==> flow/design.v <==
module positive_edge_detector(
	clk,
	in,
	out
);
input clk;
input in;
output reg out;
reg in_delay;
always @ (posedge clk)
begin
	in_delay <= in;
end
always @ (posedge clk)
begin
	out <= in & ~in_delay;
end
endmodule
module data_reg #(
        parameter APB_DW = 8
)
(
        clk,
        rst,
        i_load,
        i_data,
        o_data
);
input                           clk;
input                           rst;
input                           i_load;
input [APB_DW - 1 : 0]          i_data;
output reg [APB_DW - 1 : 0]     o_data;
always @ (posedge clk, negedge rst)
begin
        if (rst == 1'b0) begin
                o_data <= 0;
        end else
        begin
                if(i_load == 1'b1) begin
                        o_data <= i_data;
                end
        end
end
endmodule
module demux #(
        parameter RATIO = 4,
        parameter logRATIO = 2
)
( 
        i_load, 
        i_load_sel, 
        o_load
);
input                   i_load;
input   [logRATIO-1:0]  i_load_sel;
output  [RATIO-1:0]     o_load; 
genvar i;
generate 
        for (i = 0; i < RATIO; i = i + 1) begin : demux_out 
                assign o_load[i] = i_load_sel == i ? i_load : 1'b0;
        end
endgenerate
endmodule
module hwdata_mux #(
        parameter AHB_DW = 32,
        parameter APB_DW = 8,
        parameter RATIO = 4,
        parameter logRATIO = 2
)
(
        in,
        sel,
        out
);
input [AHB_DW - 1 : 0]          in;
input [logRATIO - 1 : 0]        sel;
output [APB_DW - 1 : 0]         out;
wire [APB_DW - 1 : 0] in_partial [RATIO - 1 : 0];
genvar i;
generate
        for (i = 0; i < RATIO; i = i + 1) begin : mux_inputs
                assign in_partial[i] = in [(i + 1)*APB_DW - 1 : i*APB_DW];
        end
endgenerate
assign out = in_partial[sel];
endmodule
module hrdata_reg  #(
        parameter AHB_DW = 32,
        parameter APB_DW = 8
) 
(
        clk,
        rst,
        i_PRDATA,
        i_load,
        o_HRDATA
);
localparam RATIO = AHB_DW / APB_DW;
input                   clk;
input                   rst;
input [APB_DW - 1 : 0]  i_PRDATA;
input [RATIO - 1 : 0]   i_load;
output [AHB_DW - 1 : 0] o_HRDATA;
genvar i;
generate
        for (i = 0; i < RATIO; i = i + 1) begin : regs
                data_reg #(
                        .APB_DW(APB_DW)
                )
                r_data (
                        .clk(clk),
                        .rst(rst),
                        .i_load(i_load[i]),
                        .i_data(i_PRDATA),
                        .o_data(o_HRDATA[((i+1)*APB_DW - 1): i*APB_DW])
                );
        end
endgenerate
endmodule
module fifo_memory #(
        parameter AHB_AW = 32,
        parameter AHB_DW = 32,
        parameter FIFO_SIZE = 8
)
(
        clk,
        rst_n,
        i_haddr,
        i_hwdata,
        i_hsize,
        o_haddr,
        o_hwdata,
        o_hsize,
        o_fifo_full,
        o_fifo_empty,
        i_write,
        i_read
);
localparam FIFO_WIDTH = AHB_AW + AHB_DW + 3;
localparam logSIZE = clog2(FIFO_SIZE);
input                   clk;
input                   rst_n;
input [AHB_AW - 1 : 0]  i_haddr;
input [AHB_DW - 1 : 0]  i_hwdata;
input [2 : 0]           i_hsize;
input                   i_write;
input                   i_read;
output [AHB_AW - 1 : 0] o_haddr;
output [AHB_DW - 1 : 0] o_hwdata;
output [2 : 0]          o_hsize;
output reg              o_fifo_full;
output reg              o_fifo_empty;
reg [logSIZE : 0]               r_ptr_r;                                 
reg [logSIZE : 0]               w_ptr_r;                                 
reg [AHB_AW - 1 : 0]            fifo_mem_haddr_r [FIFO_SIZE - 1 : 0];    
reg [AHB_DW - 1 : 0]            fifo_mem_hwdata_r [FIFO_SIZE - 1 : 0];   
reg [2 : 0]                     fifo_mem_hsize_r [FIFO_SIZE - 1 : 0];    
wire    fifo_we_w;               
wire    fifo_re_w;               
wire    fifo_msb_comp_w;         
wire    pointer_equal_w;         
function integer clog2 (input integer n); 
integer j; 
begin 
        if(n > 1) begin
                n = n - 1;
                for (j = 0; n > 0; j = j + 1)        
                        n = n >> 1;
                clog2 = j;
        end else
        begin
                clog2 = 1;
        end
end
endfunction
assign fifo_msb_comp_w = w_ptr_r[logSIZE] ^ r_ptr_r[logSIZE];
assign fifo_we_w = (~o_fifo_full) & i_write;
assign fifo_re_w = (~o_fifo_empty) & i_read;
assign pointer_equal_w = (w_ptr_r[logSIZE - 1 : 0] - r_ptr_r [logSIZE - 1 : 0]) ? 1'b0 : 1'b1;
always @ (*)
begin
        o_fifo_full = fifo_msb_comp_w & pointer_equal_w;
        o_fifo_empty = (~fifo_msb_comp_w) & pointer_equal_w;
end 
always @ (posedge clk)
begin
        if(fifo_we_w) begin
                fifo_mem_haddr_r[w_ptr_r[logSIZE - 1 : 0]] <= i_haddr;
                fifo_mem_hwdata_r[w_ptr_r[logSIZE - 1 : 0]] <= i_hwdata;
                fifo_mem_hsize_r[w_ptr_r[logSIZE - 1 : 0]] <= i_hsize;
        end
end
assign o_haddr = fifo_mem_haddr_r[r_ptr_r[logSIZE - 1 : 0]];
assign o_hwdata = fifo_mem_hwdata_r[r_ptr_r[logSIZE - 1 : 0]];
assign o_hsize = fifo_mem_hsize_r[r_ptr_r[logSIZE - 1 : 0]];
always @ (posedge clk, negedge rst_n)
begin
        if (rst_n == 1'b0) begin
                r_ptr_r <= 0;
        end else
        begin
                if(fifo_re_w) begin
                        r_ptr_r <= r_ptr_r + 1'b1;
                end
        end
end
always @ (posedge clk, negedge rst_n)
begin
        if (rst_n == 1'b0) begin
                w_ptr_r <= 0;
        end else
        begin
                if(fifo_we_w) begin
                        w_ptr_r <= w_ptr_r + 1'b1;
                end
        end
end
endmodule
module internal_logic #(
        parameter AHB_AW = 32,
        parameter AHB_DW = 32
)
(
        hclk,
        rst_n,
        i_haddr_read,
        i_haddr_write,
        i_hsize_read,
        i_hsize_write,
        i_hready,
        o_haddr,
        o_hsize,
        i_fifo_empty,
        i_read_transfer,
        o_start_transfer
);
input hclk;
input rst_n;
input [AHB_AW - 1 : 0]  i_haddr_read;
input [AHB_AW - 1 : 0]  i_haddr_write;
input [2:0]             i_hsize_read;
input [2:0]             i_hsize_write;
input                   i_hready;
output [AHB_AW - 1 : 0] o_haddr;
output [2:0]            o_hsize;
input                   i_fifo_empty;
input                   i_read_transfer;
output                  o_start_transfer;
wire                    w_start_read_transfer;
wire                    w_start_write_transfer;
wire                    w_fifo_not_empty_detector;
wire                    w_start_read_transfer_detector;
wire                    w_start_write_transfer_detector;
reg                     r_hready_delay;
assign o_haddr = i_fifo_empty ? i_haddr_read : i_haddr_write;
assign o_hsize = i_fifo_empty ? i_hsize_read : i_hsize_write;
assign w_start_read_transfer = i_read_transfer & i_fifo_empty;
assign w_start_write_transfer = (r_hready_delay & (~i_fifo_empty)) | w_fifo_not_empty_detector;
always @ (posedge hclk)
begin
        r_hready_delay <= i_hready;
end
assign o_start_transfer = w_start_read_transfer_detector | w_start_write_transfer_detector;  
positive_edge_detector START_READ_TRANSFER(
        .clk(hclk),
        .in(w_start_read_transfer),
        .out(w_start_read_transfer_detector)
);
positive_edge_detector START_WRITE_TRANSFER(
        .clk(hclk),
        .in(w_start_write_transfer),
        .out(w_start_write_transfer_detector)
);
positive_edge_detector FIFO_NOT_EMPTY_DETECTOR(
        .clk(hclk),
        .in(~i_fifo_empty),
        .out(w_fifo_not_empty_detector)
);
endmodule
module ahb
#(
	parameter AHB_AW = 32,
	parameter AHB_DW = 32,
        parameter APB_DW = 8
)
(
	HCLK,				 
	HRESETn,			 
	i_HADDR,			 
	o_HADDR,			 
	i_HWRITE,			 
	i_HSIZE,			 
	o_HSIZE,			 
	o_HREADY,			 
	i_HREADY,			 
	i_HSEL,			         
	o_start_read_transfer, 	         
        o_start_write_transfer,          
        i_fifo_full,                     
        i_fifo_empty,                    
	i_HRESP,			 
	o_HRESP,			 
	i_HRDATA,		         
	o_HRDATA			 
);
input                   HCLK;
input                   HRESETn;
input [(AHB_AW-1):0]    i_HADDR;
input [2:0]             i_HSIZE;
input                   i_HWRITE;
input                   i_HREADY;
input                   i_HSEL;
input [(AHB_DW-1):0]    i_HRDATA;
input                   i_HRESP;
input                   i_fifo_full;
input                   i_fifo_empty;
output reg [(AHB_AW-1):0] o_HADDR;
output reg [2:0] o_HSIZE;
output reg o_start_read_transfer;
output reg o_start_write_transfer;
output reg o_HREADY;
output reg[(AHB_DW-1):0] o_HRDATA;
output o_HRESP;
localparam [1:0]
AHB_IDLE = 2'b00,
AHB_READ = 2'b01,
AHB_WRITE = 2'b10;
reg [1:0] r_current_state;
reg [1:0] r_next_state;
always @ (posedge HCLK, negedge HRESETn)
begin
	if(HRESETn == 0) begin
		r_current_state <= AHB_IDLE;
	end else
	begin
		r_current_state <= r_next_state;
	end
end
always @ (*)
begin
	r_next_state = r_current_state;
	case(r_current_state)
		AHB_IDLE: begin
			if (i_HSEL == 1'b1) begin 
				if (i_HWRITE == 1'b1) begin
                                        r_next_state = AHB_WRITE;
                                end else
                                begin
                                        r_next_state = AHB_READ;
                                end
			end
                end
		AHB_READ: begin
			if(i_HREADY == 1'b1 && i_fifo_empty == 1'b1) begin
                                if (i_HSEL == 1'b1) begin
                                        if (i_HWRITE == 1'b1) begin
                                                r_next_state = AHB_WRITE;
                                        end
                                end else
                                begin
                                        r_next_state = AHB_IDLE;
                                end
			end
		end
                AHB_WRITE: begin
                        if (i_fifo_full == 1'b0) begin
                                if (i_HSEL == 1'b0) begin
                                        r_next_state = AHB_IDLE;
                                end else
                                begin
                                        if (i_HWRITE == 1'b0) begin
                                                r_next_state = AHB_READ;
                                        end
                                end
                        end
                end
		default: begin
			r_next_state = AHB_IDLE;
		end
	endcase
end
always @ (*)
begin
	case(r_current_state)
		AHB_IDLE: begin
			o_start_read_transfer = 1'b0;
			o_HREADY = 1'b1;
                        o_start_write_transfer = 1'b0;
		end
		AHB_READ: begin
			o_HREADY = 1'b0;
			o_start_read_transfer = 1'b1;
                        o_start_write_transfer = 1'b0;
		end
                AHB_WRITE: begin
                        o_start_read_transfer = 1'b0;
                        o_start_write_transfer = 1'b1;
                        if (i_fifo_full == 1'b1) begin
                                o_HREADY = 1'b0;
                        end else
                        begin
                                o_HREADY = 1'b1;
                        end
                end
		default: begin
			o_start_read_transfer = 1'b0;
			o_HREADY = 1'b1;
                        o_start_write_transfer = 1'b0;
		end
	endcase
end
always @ (posedge HCLK, negedge HRESETn)
begin
        if(HRESETn == 1'b0) begin
		o_HADDR <= 0;
		o_HSIZE <= 0;
	end else
	begin
                if (o_HREADY == 1'b1 && i_HSEL == 1'b1) begin
                        o_HADDR <= i_HADDR;
			o_HSIZE <= i_HSIZE;
                end
	end
end
assign o_HRESP = i_HRESP;
always @ (*)
begin
        if(o_HSIZE < APB_DW) begin
                case(APB_DW)
			16: begin
                                if (o_HADDR[0] == 1'b1) begin
                                        o_HRDATA = {i_HRDATA[7:0],i_HRDATA[AHB_DW - 1 : 8]};
                                end else
                                begin
                                        o_HRDATA = i_HRDATA;
                                end
                        end
                        32: begin
                                case (o_HADDR[1:0])
                                        2'b00: begin
                                                o_HRDATA = i_HRDATA;
                                        end
                                        2'b01: begin
                                                o_HRDATA = {i_HRDATA[7:0],i_HRDATA[AHB_DW - 1 : 8]};
                                        end
                                        2'b10: begin
                                                o_HRDATA = {i_HRDATA[15:0],i_HRDATA[AHB_DW - 1 : 16]};
                                        end
                                        2'b11: begin
                                                o_HRDATA = {i_HRDATA[23:0],i_HRDATA[AHB_DW - 1 : 24]};
                                        end
                                        default: begin
                                                o_HRDATA = i_HADDR;
                                        end
                                endcase
                        end
                        default: begin
                                o_HRDATA = i_HRDATA;
                        end
                endcase
        end else
        begin
                o_HRDATA = i_HRDATA;
        end
end
endmodule
module apb
#(
        parameter AHB_AW = 32,
        parameter APB_AW = 32,
        parameter AHB_DW = 32,
        parameter APB_DW = 8
)
(
        PCLK,                    
        PRESETn,                 
        i_HADDR,                 
        i_HSIZE,                 
        i_HWDATA,                
        o_HRESP,                 
        o_HREADY,                
        i_start_transfer,        
        o_load,                  
        i_fifo_empty,            
        o_PADDR,                 
        o_PSEL,                  
        o_PENABLE,               
        o_PWRITE,                
        o_PWDATA,                
        i_PREADY,                
        i_PSLVERR                
);
localparam APB_DW_B = APB_DW / 8;        
localparam RATIO = AHB_DW / APB_DW;      
localparam logRATIO = clog2(RATIO);       
input [(AHB_AW-1):0]    i_HADDR;
input [2:0]             i_HSIZE;
input [AHB_DW - 1 : 0]  i_HWDATA;
input                   i_start_transfer;
output [RATIO - 1 : 0]  o_load;
input                   i_fifo_empty;
output o_HREADY;
output o_HRESP;
input PCLK;
input PRESETn;
input i_PREADY;
input i_PSLVERR;
output reg[(APB_AW-1):0] o_PADDR;
output reg o_PWRITE;
output reg o_PSEL;
output reg o_PENABLE;
output [(APB_DW - 1) : 0] o_PWDATA;
reg [7:0] r_cnt;
reg [7:0] r_hsize_byte_decoded;
reg [(logRATIO - 1):0] r_load_sel;
reg hready;
localparam [1:0]
APB_IDLE = 2'b00,
APB_SETUP = 2'b01,
APB_ACCESS = 2'b10;
reg [1:0] r_current_state;
reg [1:0] r_next_state;
function integer clog2 (input integer n); 
integer j; 
begin 
        if(n > 1) begin
                n = n - 1;
                for (j = 0; n > 0; j = j + 1)        
                        n = n >> 1;
                clog2 = j;
        end else
        begin
                clog2 = 1;
        end
end
endfunction
always @ (posedge PCLK, negedge PRESETn)
begin
        if(PRESETn == 0) begin
                r_current_state <= APB_IDLE;
        end else
        begin
                r_current_state <= r_next_state;
        end
end
always @ (*)
begin
        r_next_state = r_current_state;
        case(r_current_state)
                APB_IDLE: begin
                        if(i_start_transfer == 1'b1) begin
                                r_next_state = APB_SETUP;
                        end
                end
                APB_SETUP: begin
                        r_next_state = APB_ACCESS;
                end
                APB_ACCESS: begin
                        if(i_PREADY == 1'b1) begin
                                if(r_cnt == 0) begin
                                        r_next_state = APB_IDLE;
                                end else
                                begin
                                        r_next_state = APB_SETUP;
                                end
                        end
                end
                default: begin
                r_next_state = APB_IDLE;
                end
        endcase
end
always @ (*)
begin
        case(r_current_state)
                APB_IDLE: begin
                        hready = 1'b1;
                        o_PSEL = 1'b0;
                        o_PENABLE = 1'b0;
                end
                APB_SETUP: begin
                        hready = 1'b0;
                        o_PSEL = 1'b1;
                        o_PENABLE = 1'b0;
                end
                APB_ACCESS: begin
                        hready = 1'b0;
                        o_PSEL = 1'b1;
                        o_PENABLE = 1'b1;
                end
                default: begin
                        hready = 1'b1;
                        o_PSEL = 1'b0;
                        o_PENABLE = 1'b0;
                end
        endcase
end
always @ (*)
begin
        case(i_HSIZE)
                3'b000: begin
                        r_hsize_byte_decoded = 1;
                end
                3'b001: begin
                        r_hsize_byte_decoded = 2;
                end
                3'b010: begin
                        r_hsize_byte_decoded = 4;
                end
                3'b011: begin
                        r_hsize_byte_decoded = 8;
                end
                3'b100: begin
                        r_hsize_byte_decoded = 16;
                end
                3'b101: begin
                        r_hsize_byte_decoded = 32;
                end
                3'b110: begin
                        r_hsize_byte_decoded = 64;
                end
                3'b111: begin
                        r_hsize_byte_decoded = 128;
                end
                default: begin
                        r_hsize_byte_decoded = 4;
                end
        endcase
end
always @ (posedge PCLK, negedge PRESETn)
begin
        if(PRESETn == 1'b0) begin
                r_cnt <= 0;
                r_load_sel <= 0;
        end else
        begin
                case(r_current_state) 
                        APB_IDLE: begin
                                r_load_sel <= 0;
                                if(r_hsize_byte_decoded > APB_DW_B) begin
                                        r_cnt <= r_hsize_byte_decoded;
                                end else
                                begin
                                        r_cnt <= APB_DW_B;
                                end
                        end
                        APB_SETUP: begin
                                r_cnt <= r_cnt - APB_DW_B;
                        end
                        APB_ACCESS: begin
                                if (i_PREADY == 1'b1 && r_cnt > 0) begin
                                        r_load_sel <= r_load_sel + 1'b1;
                                end
                        end
                endcase
        end
end
always @ (posedge PCLK)
begin
        if (i_fifo_empty == 1'b1) begin
                o_PWRITE <= 1'b0;
        end else
        begin
                o_PWRITE <= 1'b1;
        end
end
always @ (posedge PCLK, negedge PRESETn)
begin
        if(PRESETn == 1'b0) begin
                o_PADDR <= 0;
        end else
        begin
                case(r_current_state)
                        APB_IDLE: begin
                                o_PADDR <= i_HADDR;  
                                case (APB_DW_B)
                                        2: begin
                                                o_PADDR [0] <= 1'b0;
                                        end
                                        4: begin
                                                o_PADDR [1:0] <= 2'b0;
                                        end
                                endcase
                        end
                        APB_ACCESS: begin
                                if (i_PREADY == 1'b1) begin
                                        o_PADDR <= o_PADDR + APB_DW_B;
                                end
                        end
                endcase
        end
end
assign o_HRESP = i_PSLVERR;
generate
        if(RATIO > 1) begin
                hwdata_mux #(
                        .AHB_DW(AHB_DW),
                        .APB_DW(APB_DW),
                        .RATIO(RATIO),
                        .logRATIO(logRATIO)
                )
                HWDATA_MUX(
                        .in(i_HWDATA),
                        .sel(r_load_sel),
                        .out(o_PWDATA)
                );
        end else
        begin
                assign o_PWDATA = i_HWDATA;
        end
endgenerate
demux #(
        .RATIO(RATIO),
        .logRATIO(logRATIO)
)
load_demux(
        .i_load(i_PREADY),
        .i_load_sel(r_load_sel),
        .o_load(o_load)
);
positive_edge_detector hready_detector(
        .clk(PCLK),
        .in(hready),
        .out(o_HREADY)
);
endmodule
module ahb_to_apb_bridge
#(
        parameter AHB_AW = 32,
        parameter APB_AW = 32,
        parameter AHB_DW = 32,
        parameter APB_DW = 8,
        parameter FIFO_SIZE = 8
)
(
        HCLK,        
        HRESETn,     
        HADDR,       
        HSIZE,       
        HWDATA,      
        HWRITE,      
        HRDATA,      
        HREADY,      
        HRESP,       
        HSELAPB,     
        PADDR,       
        PSEL,        
        PENABLE,     
        PWRITE,      
        PWDATA,      
        PRDATA,      
        PREADY,      
        PSLVERR      
);
localparam RATIO = AHB_DW / APB_DW;
input                   HCLK;
input                   HRESETn;
input [(AHB_AW-1):0]    HADDR;
input [2:0]             HSIZE;
input [(AHB_DW-1):0]    HWDATA;
input                   HWRITE;
input                   HSELAPB;
output [(AHB_DW-1):0]   HRDATA;
output                  HREADY;
output                  HRESP;
input [(APB_DW-1):0]    PRDATA;
input                   PREADY;
input                   PSLVERR;
output [(APB_AW-1):0]   PADDR;
output                  PSEL;
output                  PENABLE;
output                  PWRITE;
output [(APB_DW-1):0]   PWDATA;
wire                    w_hwrite_ahb_to_apb;
wire [AHB_DW - 1 : 0]   w_hrdata_apb_to_ahb;
wire [AHB_AW - 1 : 0]   w_haddr;
wire [2:0]              w_hsize;
wire                    w_hready;
wire                    w_fifo_empty;
wire                    w_fifo_full;
wire [AHB_DW - 1 : 0]   w_hrdata_hrdata_r_to_ahb;
wire                    w_hresp_apb_to_ahb;
wire                    w_read_transfer_ahb_to_internal_logic;
wire                    w_write_transfer_ahb_to_fifo;
wire [AHB_AW - 1 : 0]   w_haddr_fifo_to_internal_logic;
wire [AHB_DW - 1 : 0]   w_hwdata_fifo_to_apb;
wire [2:0]              w_hsize_fifo_to_internal_logic;
wire [AHB_AW - 1 : 0]   w_haddr_internal_logic_to_apb;
wire [2:0]              w_hsize_internal_logic_to_apb;
wire                    w_start_transfer_internal_logic_to_apb;
wire [RATIO - 1 : 0]    w_load_apb_to_hrdata_r;
ahb #(
        .AHB_AW(AHB_AW),
        .AHB_DW(AHB_DW),
        .APB_DW(APB_DW))
AHB (
        .HCLK(HCLK),
        .HRESETn(HRESETn),
        .i_HADDR(HADDR),
        .o_HADDR(w_haddr),
        .i_HSIZE(HSIZE),
        .o_HSIZE(w_hsize),
        .i_HWRITE(HWRITE),
        .i_HRDATA(w_hrdata_hrdata_r_to_ahb),
        .o_HRDATA(HRDATA),
        .i_HREADY(w_hready),
        .o_HREADY(HREADY),
        .i_HRESP(w_hresp_apb_to_ahb),
        .o_HRESP(HRESP),
        .i_HSEL(HSELAPB),
        .o_start_read_transfer(w_read_transfer_ahb_to_internal_logic),
        .o_start_write_transfer(w_write_transfer_ahb_to_fifo),
        .i_fifo_full(w_fifo_full),
        .i_fifo_empty(w_fifo_empty)
);
fifo_memory #(
        .AHB_AW(AHB_AW),
        .AHB_DW(AHB_DW),
        .FIFO_SIZE(FIFO_SIZE))
FIFO_MEMORY(
        .clk(HCLK),
        .rst_n(HRESETn),
        .i_haddr(w_haddr),
        .i_hwdata(HWDATA),
        .i_hsize(w_hsize),
        .o_haddr(w_haddr_fifo_to_internal_logic),
        .o_hwdata(w_hwdata_fifo_to_apb),
        .o_hsize(w_hsize_fifo_to_internal_logic),
        .o_fifo_full(w_fifo_full),
        .o_fifo_empty(w_fifo_empty),
        .i_write(w_write_transfer_ahb_to_fifo),
        .i_read(w_hready)
);
internal_logic #(
        .AHB_AW(AHB_AW),
        .AHB_DW(AHB_DW))
INTERNAL_LOGIC(
        .hclk(HCLK),
        .rst_n(HRESETn),
        .i_haddr_read(w_haddr),
        .i_haddr_write(w_haddr_fifo_to_internal_logic),
        .i_hsize_read(w_hsize),
        .i_hsize_write(w_hsize_fifo_to_internal_logic),
        .i_hready(w_hready),
        .o_haddr(w_haddr_internal_logic_to_apb),
        .o_hsize(w_hsize_internal_logic_to_apb),
        .i_fifo_empty(w_fifo_empty),
        .i_read_transfer(w_read_transfer_ahb_to_internal_logic),
        .o_start_transfer(w_start_transfer_internal_logic_to_apb)
); 
hrdata_reg #(
        .AHB_DW(AHB_DW),
        .APB_DW(APB_DW))
HRDATA_REG (
        .clk(HCLK),
        .rst(HRESETn),
        .i_PRDATA(PRDATA),
        .i_load(w_load_apb_to_hrdata_r),
        .o_HRDATA(w_hrdata_hrdata_r_to_ahb)
);
apb #(
        .AHB_AW(AHB_AW),
        .APB_AW(APB_AW),
        .AHB_DW(AHB_DW),
        .APB_DW(APB_DW))
APB (
        .PCLK(HCLK),                         
        .PRESETn(HRESETn),                   
        .i_HADDR(w_haddr_internal_logic_to_apb),             
        .i_HSIZE(w_hsize_internal_logic_to_apb),            
        .i_HWDATA(w_hwdata_fifo_to_apb),          
        .o_HRESP(w_hresp_apb_to_ahb),            
        .o_HREADY(w_hready),          
        .i_start_transfer(w_start_transfer_internal_logic_to_apb),    
        .i_fifo_empty(w_fifo_empty),
        .o_PADDR(PADDR),                       
        .o_PENABLE(PENABLE),                   
        .o_PSEL(PSEL),                         
        .i_PREADY(PREADY),                     
        .o_PWRITE(PWRITE),                     
        .i_PSLVERR(PSLVERR),                   
        .o_PWDATA(PWDATA),                     
        .o_load(w_load_apb_to_hrdata_r)
);
endmodule
* Step by step through the tools: ahb_to_apb_bridge
What the tools print for ahb_to_apb_bridge, step after step. Line numbers count from 1 in the design file above. Operators carry their Yosys type and port widths (W data, S select, Z words). Library cell names are shortened. Not given: -
Set-up: top module ahb_to_apb_bridge, clock port HCLK, standard-cell library sky130hd, library corner tt_025C_1v80

* Word level
Counts by Yosys on the flattened word-level netlist (proc, flatten, opt, wreduce; memories kept). Register bits leave out memories and registers merged into their read ports (data or address). Print and check cells are left out. Cells with the same type and inputs are merged into one. Yosys's memory passes give these memory sizes; they may raise the number of words (mostly to a power of two), join words into wider ones and drop unused or constant bits.
Bit counts: bits in registers 131, bits in writable memories 536, memory bits (read-only) 64, memory cells 4, output and inout port bits 77
Memory list:
- FIFO_MEMORY.fifo_mem_haddr_r | words 8, bits a word 32, read ports 1, wr ports 1, line 156 | reg [AHB_AW - 1 : 0]            fifo_mem_haddr_r [FIFO_SIZE - 1 : 0];
- FIFO_MEMORY.fifo_mem_hwdata_r | words 8, bits a word 32, read ports 1, wr ports 1, line 157 | reg [AHB_DW - 1 : 0]            fifo_mem_hwdata_r [FIFO_SIZE - 1 : 0];
- (no name shown) | words 8, bits a word 8, read ports 1, wr ports 0, line 601 | case(i_HSIZE)
- FIFO_MEMORY.fifo_mem_hsize_r | words 8, bits a word 3, read ports 1, wr ports 1, line 158 | reg [2 : 0]                     fifo_mem_hsize_r [FIFO_SIZE - 1 : 0];
Operators by class: $add $sub $neg 6, order comparisons 2, eq/ne operators 15, mux-type cells 40, bitwise operators 20, reduce/logical cells 15
Operators by type and width (count):
- $mux W32 | 4
- $pmux W32 S2 | 1
- $add A32 B1 Y32 const B | 1
- $pmux W8 S4 | 1
- $mux W2 | 11
- $gt A8 B1 Y1 const B | 2
- $pmux W8 S2 | 1
- $mux W1 | 14
- $pmux W2 S3 | 2
- $and A1 B1 Y1 | 10
- $mux W3 | 3
- $eq A2 B2 Y1 const B | 4
- $ne A2 B2 Y1 const B | 4
- $add A4 B1 Y4 const B | 2
- $sub A8 B1 Y8 const B | 1
- $logic_not A8 Y1 | 1
- $mux W8 | 1
- $not A1 Y1 | 7
- $eq A2 B1 Y1 const B | 3
- $logic_not A2 Y1 | 3
- $reduce_and A2 Y1 | 3
- $ne A3 B3 Y1 const B | 2
- $reduce_and A5 Y1 | 1
- $ne A2 B1 Y1 const B | 2
- $reduce_bool A2 Y1 | 2
- $pmux W2 S2 | 1
- $logic_and A1 B1 Y1 | 3
- $sub A3 B3 Y3 | 1
Other operator kinds: 6; their cells: 7.

* Depth
Longest topological path by Yosys (ltp), each cell counted once; first at word level (registers and memories cut), then after technology mapping (sequential cells cut; the memories' decode and read muxes count).
Logic depth: depth in word-level cells 8, ABC_AREA 1, gate-level depth with buffers 16, gate-level depth less buffers 14

* Synthesis result
The flow's flattened synthesis, as Yosys stat reports it; memories are mapped. The netlist is that of the ABC_AREA named above (0 if unset); the other value can give another one. The area totals of this step are shown rounded.
Mapped netlist: standard cells after synthesis 2573, chip area (Yosys) 28100 sq um, area of sequential cells 19400 sq um, flip-flops 668
Cell types (count):
- edfxtp_1 | 536
- dfrtp_1 | 121
- nand2_1 | 570
- nor2_1 | 396
- o21ai_0 | 273
- nand3_1 | 138
- o211ai_1 | 64
- inv_1 | 101
- a21oi_1 | 58
- buf_2 | 55
- clkbuf_1 | 54
- dfxtp_1 | 9
- nand4_1 | 27
- ha_1 | 12
- o22ai_1 | 22
- o21a_1 | 14
- buf_4 | 12
- buf_6 | 7
Other cell types: 26; their cells: 104.

* Timing after synthesis
Source: OpenSTA report_checks on the synthesized netlist (no wires, ideal clock, input and output delay 20% of the period each), path of least setup slack; recovery checks are left aside. Register names are those of the netlist, which keeps one name where synthesis merged equal registers.
Path after synthesis: path kind register -> register, start point register FIFO_MEMORY.r_ptr_r[1], end point memory FIFO_MEMORY.fifo_mem_haddr_r[6][0], clock period 6.0 ns, launch time at the first pin 0.000 ns, arrival 6.578 ns, setup slack -1.153 ns, path delay 7.153 ns, driving pins on the path 13, synthesis period reached 7.153 ns
"path delay" = arrival - input delay + setup time. "driving pins on the path": output pins that drive a net of the path, with the launching flip-flop's if there is one; two outputs of one cell count as two. "synthesis period reached" is the clock period less the worst setup slack; recovery checks do not enter. This is arithmetic on one report: input and output delays are still those of the set period (20% each). Between the ends stands the longest chain of elaborated cells between them, by number of cells; it is not shown to be the way that was timed. Of several equally long chains one is given. A line is the first line of the expression or statement that the cell stems from. Yosys adds cells for indexed reads and writes and turns some case tables into memories. Only ways into the end's enable, where the timed path ends, are counted here.
On the way, after synthesis: cell sequence dfrtp_1 -> buf_4 -> inv_2 -> buf_2 -> clkbuf_1 -> ha_1 -> nand2_1 -> clkinv_1 -> nand3b_4 -> nand2_4 -> inv_1 -> nand2_1 -> nor3_1, cells in the longest elaborated chain 7, elaborated cells on any way between the ends 8, those cells by class add/sub (1); mux (3); logic (3); reduce/logical (1)
Ends and longest elaborated chain, after synthesis:
- from (decl) | line 154 | reg [logSIZE : 0]               r_ptr_r;
- from (assign) | line 200 | r_ptr_r <= 0;
- from (assign) | line 204 | r_ptr_r <= r_ptr_r + 1'b1;
- $sub A3 B3 Y3 | line 180 | assign pointer_equal_w = (w_ptr_r[logSIZE - 1 : 0] - r_ptr_r [logSIZE - 1 : 0]) ? 1'b0 : 1'b1;
- $reduce_bool A3 Y1 | line 180
- $mux W1 | line 180
- $and A1 B1 Y1 | line 183 | o_fifo_full = fifo_msb_comp_w & pointer_equal_w;
- $not A1 Y1 | line 178 | assign fifo_we_w = (~o_fifo_full) & i_write;
- $and A1 B1 Y1 | line 178
- $mux W3 | line 188 | if(fifo_we_w) begin
- to (decl) | line 156 | reg [AHB_AW - 1 : 0]            fifo_mem_haddr_r [FIFO_SIZE - 1 : 0];

* Timing after layout
From the final timing report of run 1: the path of least setup slack in the routed layout; clock arrival at registers is part of the times.
Path after layout: path kind register -> output, start point register FIFO_MEMORY.r_ptr_r[0], end point output PWDATA[0], clock period 7.14 ns, launch time at the first pin 0.64 ns, arrival 4.22 ns, setup slack 1.49 ns, driving pins on the path 11
Between the ends stands the longest chain of elaborated cells between them, by number of cells; it is not shown to be the way that was timed. Of several equally long chains one is given. The chain passes a memory read, where the word-level depth is cut; so it can be longer than that depth.
On the way, after layout: cell sequence dfrtp_4 -> buf_4 -> nor2_1 -> nor2_1 -> o21ai_0 -> o211ai_1 -> nand3_1 -> nand3_1 -> nand2_1 -> o21ai_1 -> clkdlybuf4s50_1, cells in the longest elaborated chain 2, elaborated cells on any way between the ends 2, RTL lines with such cells 2, those cells by class mux (1); memory (1)
Ends and longest elaborated chain, after layout:
- from (decl) | line 154 | reg [logSIZE : 0]               r_ptr_r;
- from (assign) | line 200 | r_ptr_r <= 0;
- from (assign) | line 204 | r_ptr_r <= r_ptr_r + 1'b1;
- $mem_v2 Z8 W32 | line 157 | reg [AHB_DW - 1 : 0]            fifo_mem_hwdata_r [FIFO_SIZE - 1 : 0];
- $pmux W8 S4 | line 86 | assign out = in_partial[sel];
- to (decl) | line 774 | output [(APB_DW-1):0]   PWDATA;

==> runs of ahb_to_apb_bridge <==
Settings and measured results of 5 stored flow runs for module ahb_to_apb_bridge (sky130hd), not sorted in any way. The constraints put input and output delay at 20% of the set period each and load the outputs with 0.01 pF.
"clock period achieved" = clock period - worst setup slack. The figure is calculated, with input and output delays left at 20% of the set period.
"time used up by the worst setup path" = time allowed to the worst setup path (clock period - input delay - output delay, where it has them) - its slack; a late launch clock adds to it, a late capture clock takes from it.
"overall power" is the tool's figure for a default switching activity; nothing was simulated.
Results are given in rounded form.

* Run 1 | settings: ABC_AREA 1; CAP_MARGIN 30; CELL_PAD_IN_SITES_DETAIL_PLACEMENT 1; CELL_PAD_IN_SITES_GLOBAL_PLACEMENT 2; CORE_ASPECT_RATIO 1.07; CORE_MARGIN 3; CORE_UTILIZATION 49; CTS_CLUSTER_DIAMETER 42; CTS_CLUSTER_SIZE 29; MAX_ROUTING_LAYER met5; PLACE_DENSITY_LB_ADDON 0.26; SETUP_SLACK_MARGIN 0.74; SLEW_MARGIN 10; period_ns 7.14 | results: area of the standard cells in the finished layout 33300 sq um; setup TNS 0.000 ns; utilization in the final report 58.9 %; lowest setup slack 1.49 ns; clock period achieved 5.647 ns; overall power 14.7 mW; area inside the die boundary 60300 sq um; synthesized cell area 28100 sq um; time used up by the worst setup path 4.22 ns; worst setup path type register -> output
* Run 2 | settings: CELL_PAD_IN_SITES_DETAIL_PLACEMENT 1; CORE_MARGIN 6; CORE_UTILIZATION 59; CTS_CLUSTER_SIZE 39; GPL_ROUTABILITY_DRIVEN 1; GPL_TIMING_DRIVEN 0; PLACE_DENSITY 0.51; SETUP_SLACK_MARGIN 0.94; TNS_END_PERCENT 80; period_ns 3.98; CAP_MARGIN 20; SLEW_MARGIN 20 | results: area of the standard cells in the finished layout 33000 sq um; setup TNS 0.000 ns; utilization in the final report 74.1 %; lowest setup slack 0.005 ns; clock period achieved 3.975 ns; overall power 17.4 mW; area inside the die boundary 50600 sq um; synthesized cell area 26800 sq um; time used up by the worst setup path 3.18 ns; worst setup path type register -> output
* Run 3 | settings: CORE_UTILIZATION 40; period_ns 3.2; CAP_MARGIN 20; CORE_MARGIN 2; SLEW_MARGIN 20 | results: area of the standard cells in the finished layout 32700 sq um; setup TNS -2.88 ns; utilization in the final report 49.6 %; lowest setup slack -0.414 ns; clock period achieved 3.614 ns; overall power 21.8 mW; area inside the die boundary 69000 sq um; synthesized cell area 26800 sq um; time used up by the worst setup path 2.97 ns; worst setup path type register -> output
* Run 4 | settings: CELL_PAD_IN_SITES_DETAIL_PLACEMENT 1; CELL_PAD_IN_SITES_GLOBAL_PLACEMENT 2; CORE_UTILIZATION 57; CTS_CLUSTER_SIZE 68; GPL_TIMING_DRIVEN 1; SLEW_MARGIN 20; TNS_END_PERCENT 20; period_ns 5.26; CAP_MARGIN 20; CORE_MARGIN 2 | results: area of the standard cells in the finished layout 31400 sq um; setup TNS 0.000 ns; utilization in the final report 67.5 %; lowest setup slack 0.264 ns; clock period achieved 4.996 ns; overall power 13.1 mW; area inside the die boundary 48700 sq um; synthesized cell area 26800 sq um; time used up by the worst setup path 3.94 ns; worst setup path type register -> output
* Run 5 | settings: CORE_UTILIZATION 40; period_ns 6.0; CAP_MARGIN 20; CORE_MARGIN 2; SLEW_MARGIN 20 | results: area of the standard cells in the finished layout 31600 sq um; setup TNS 0.000 ns; utilization in the final report 47.9 %; lowest setup slack 0.790 ns; clock period achieved 5.210 ns; overall power 11.4 mW; area inside the die boundary 69000 sq um; synthesized cell area 26800 sq um; time used up by the worst setup path 4.01 ns; worst setup path type register -> output
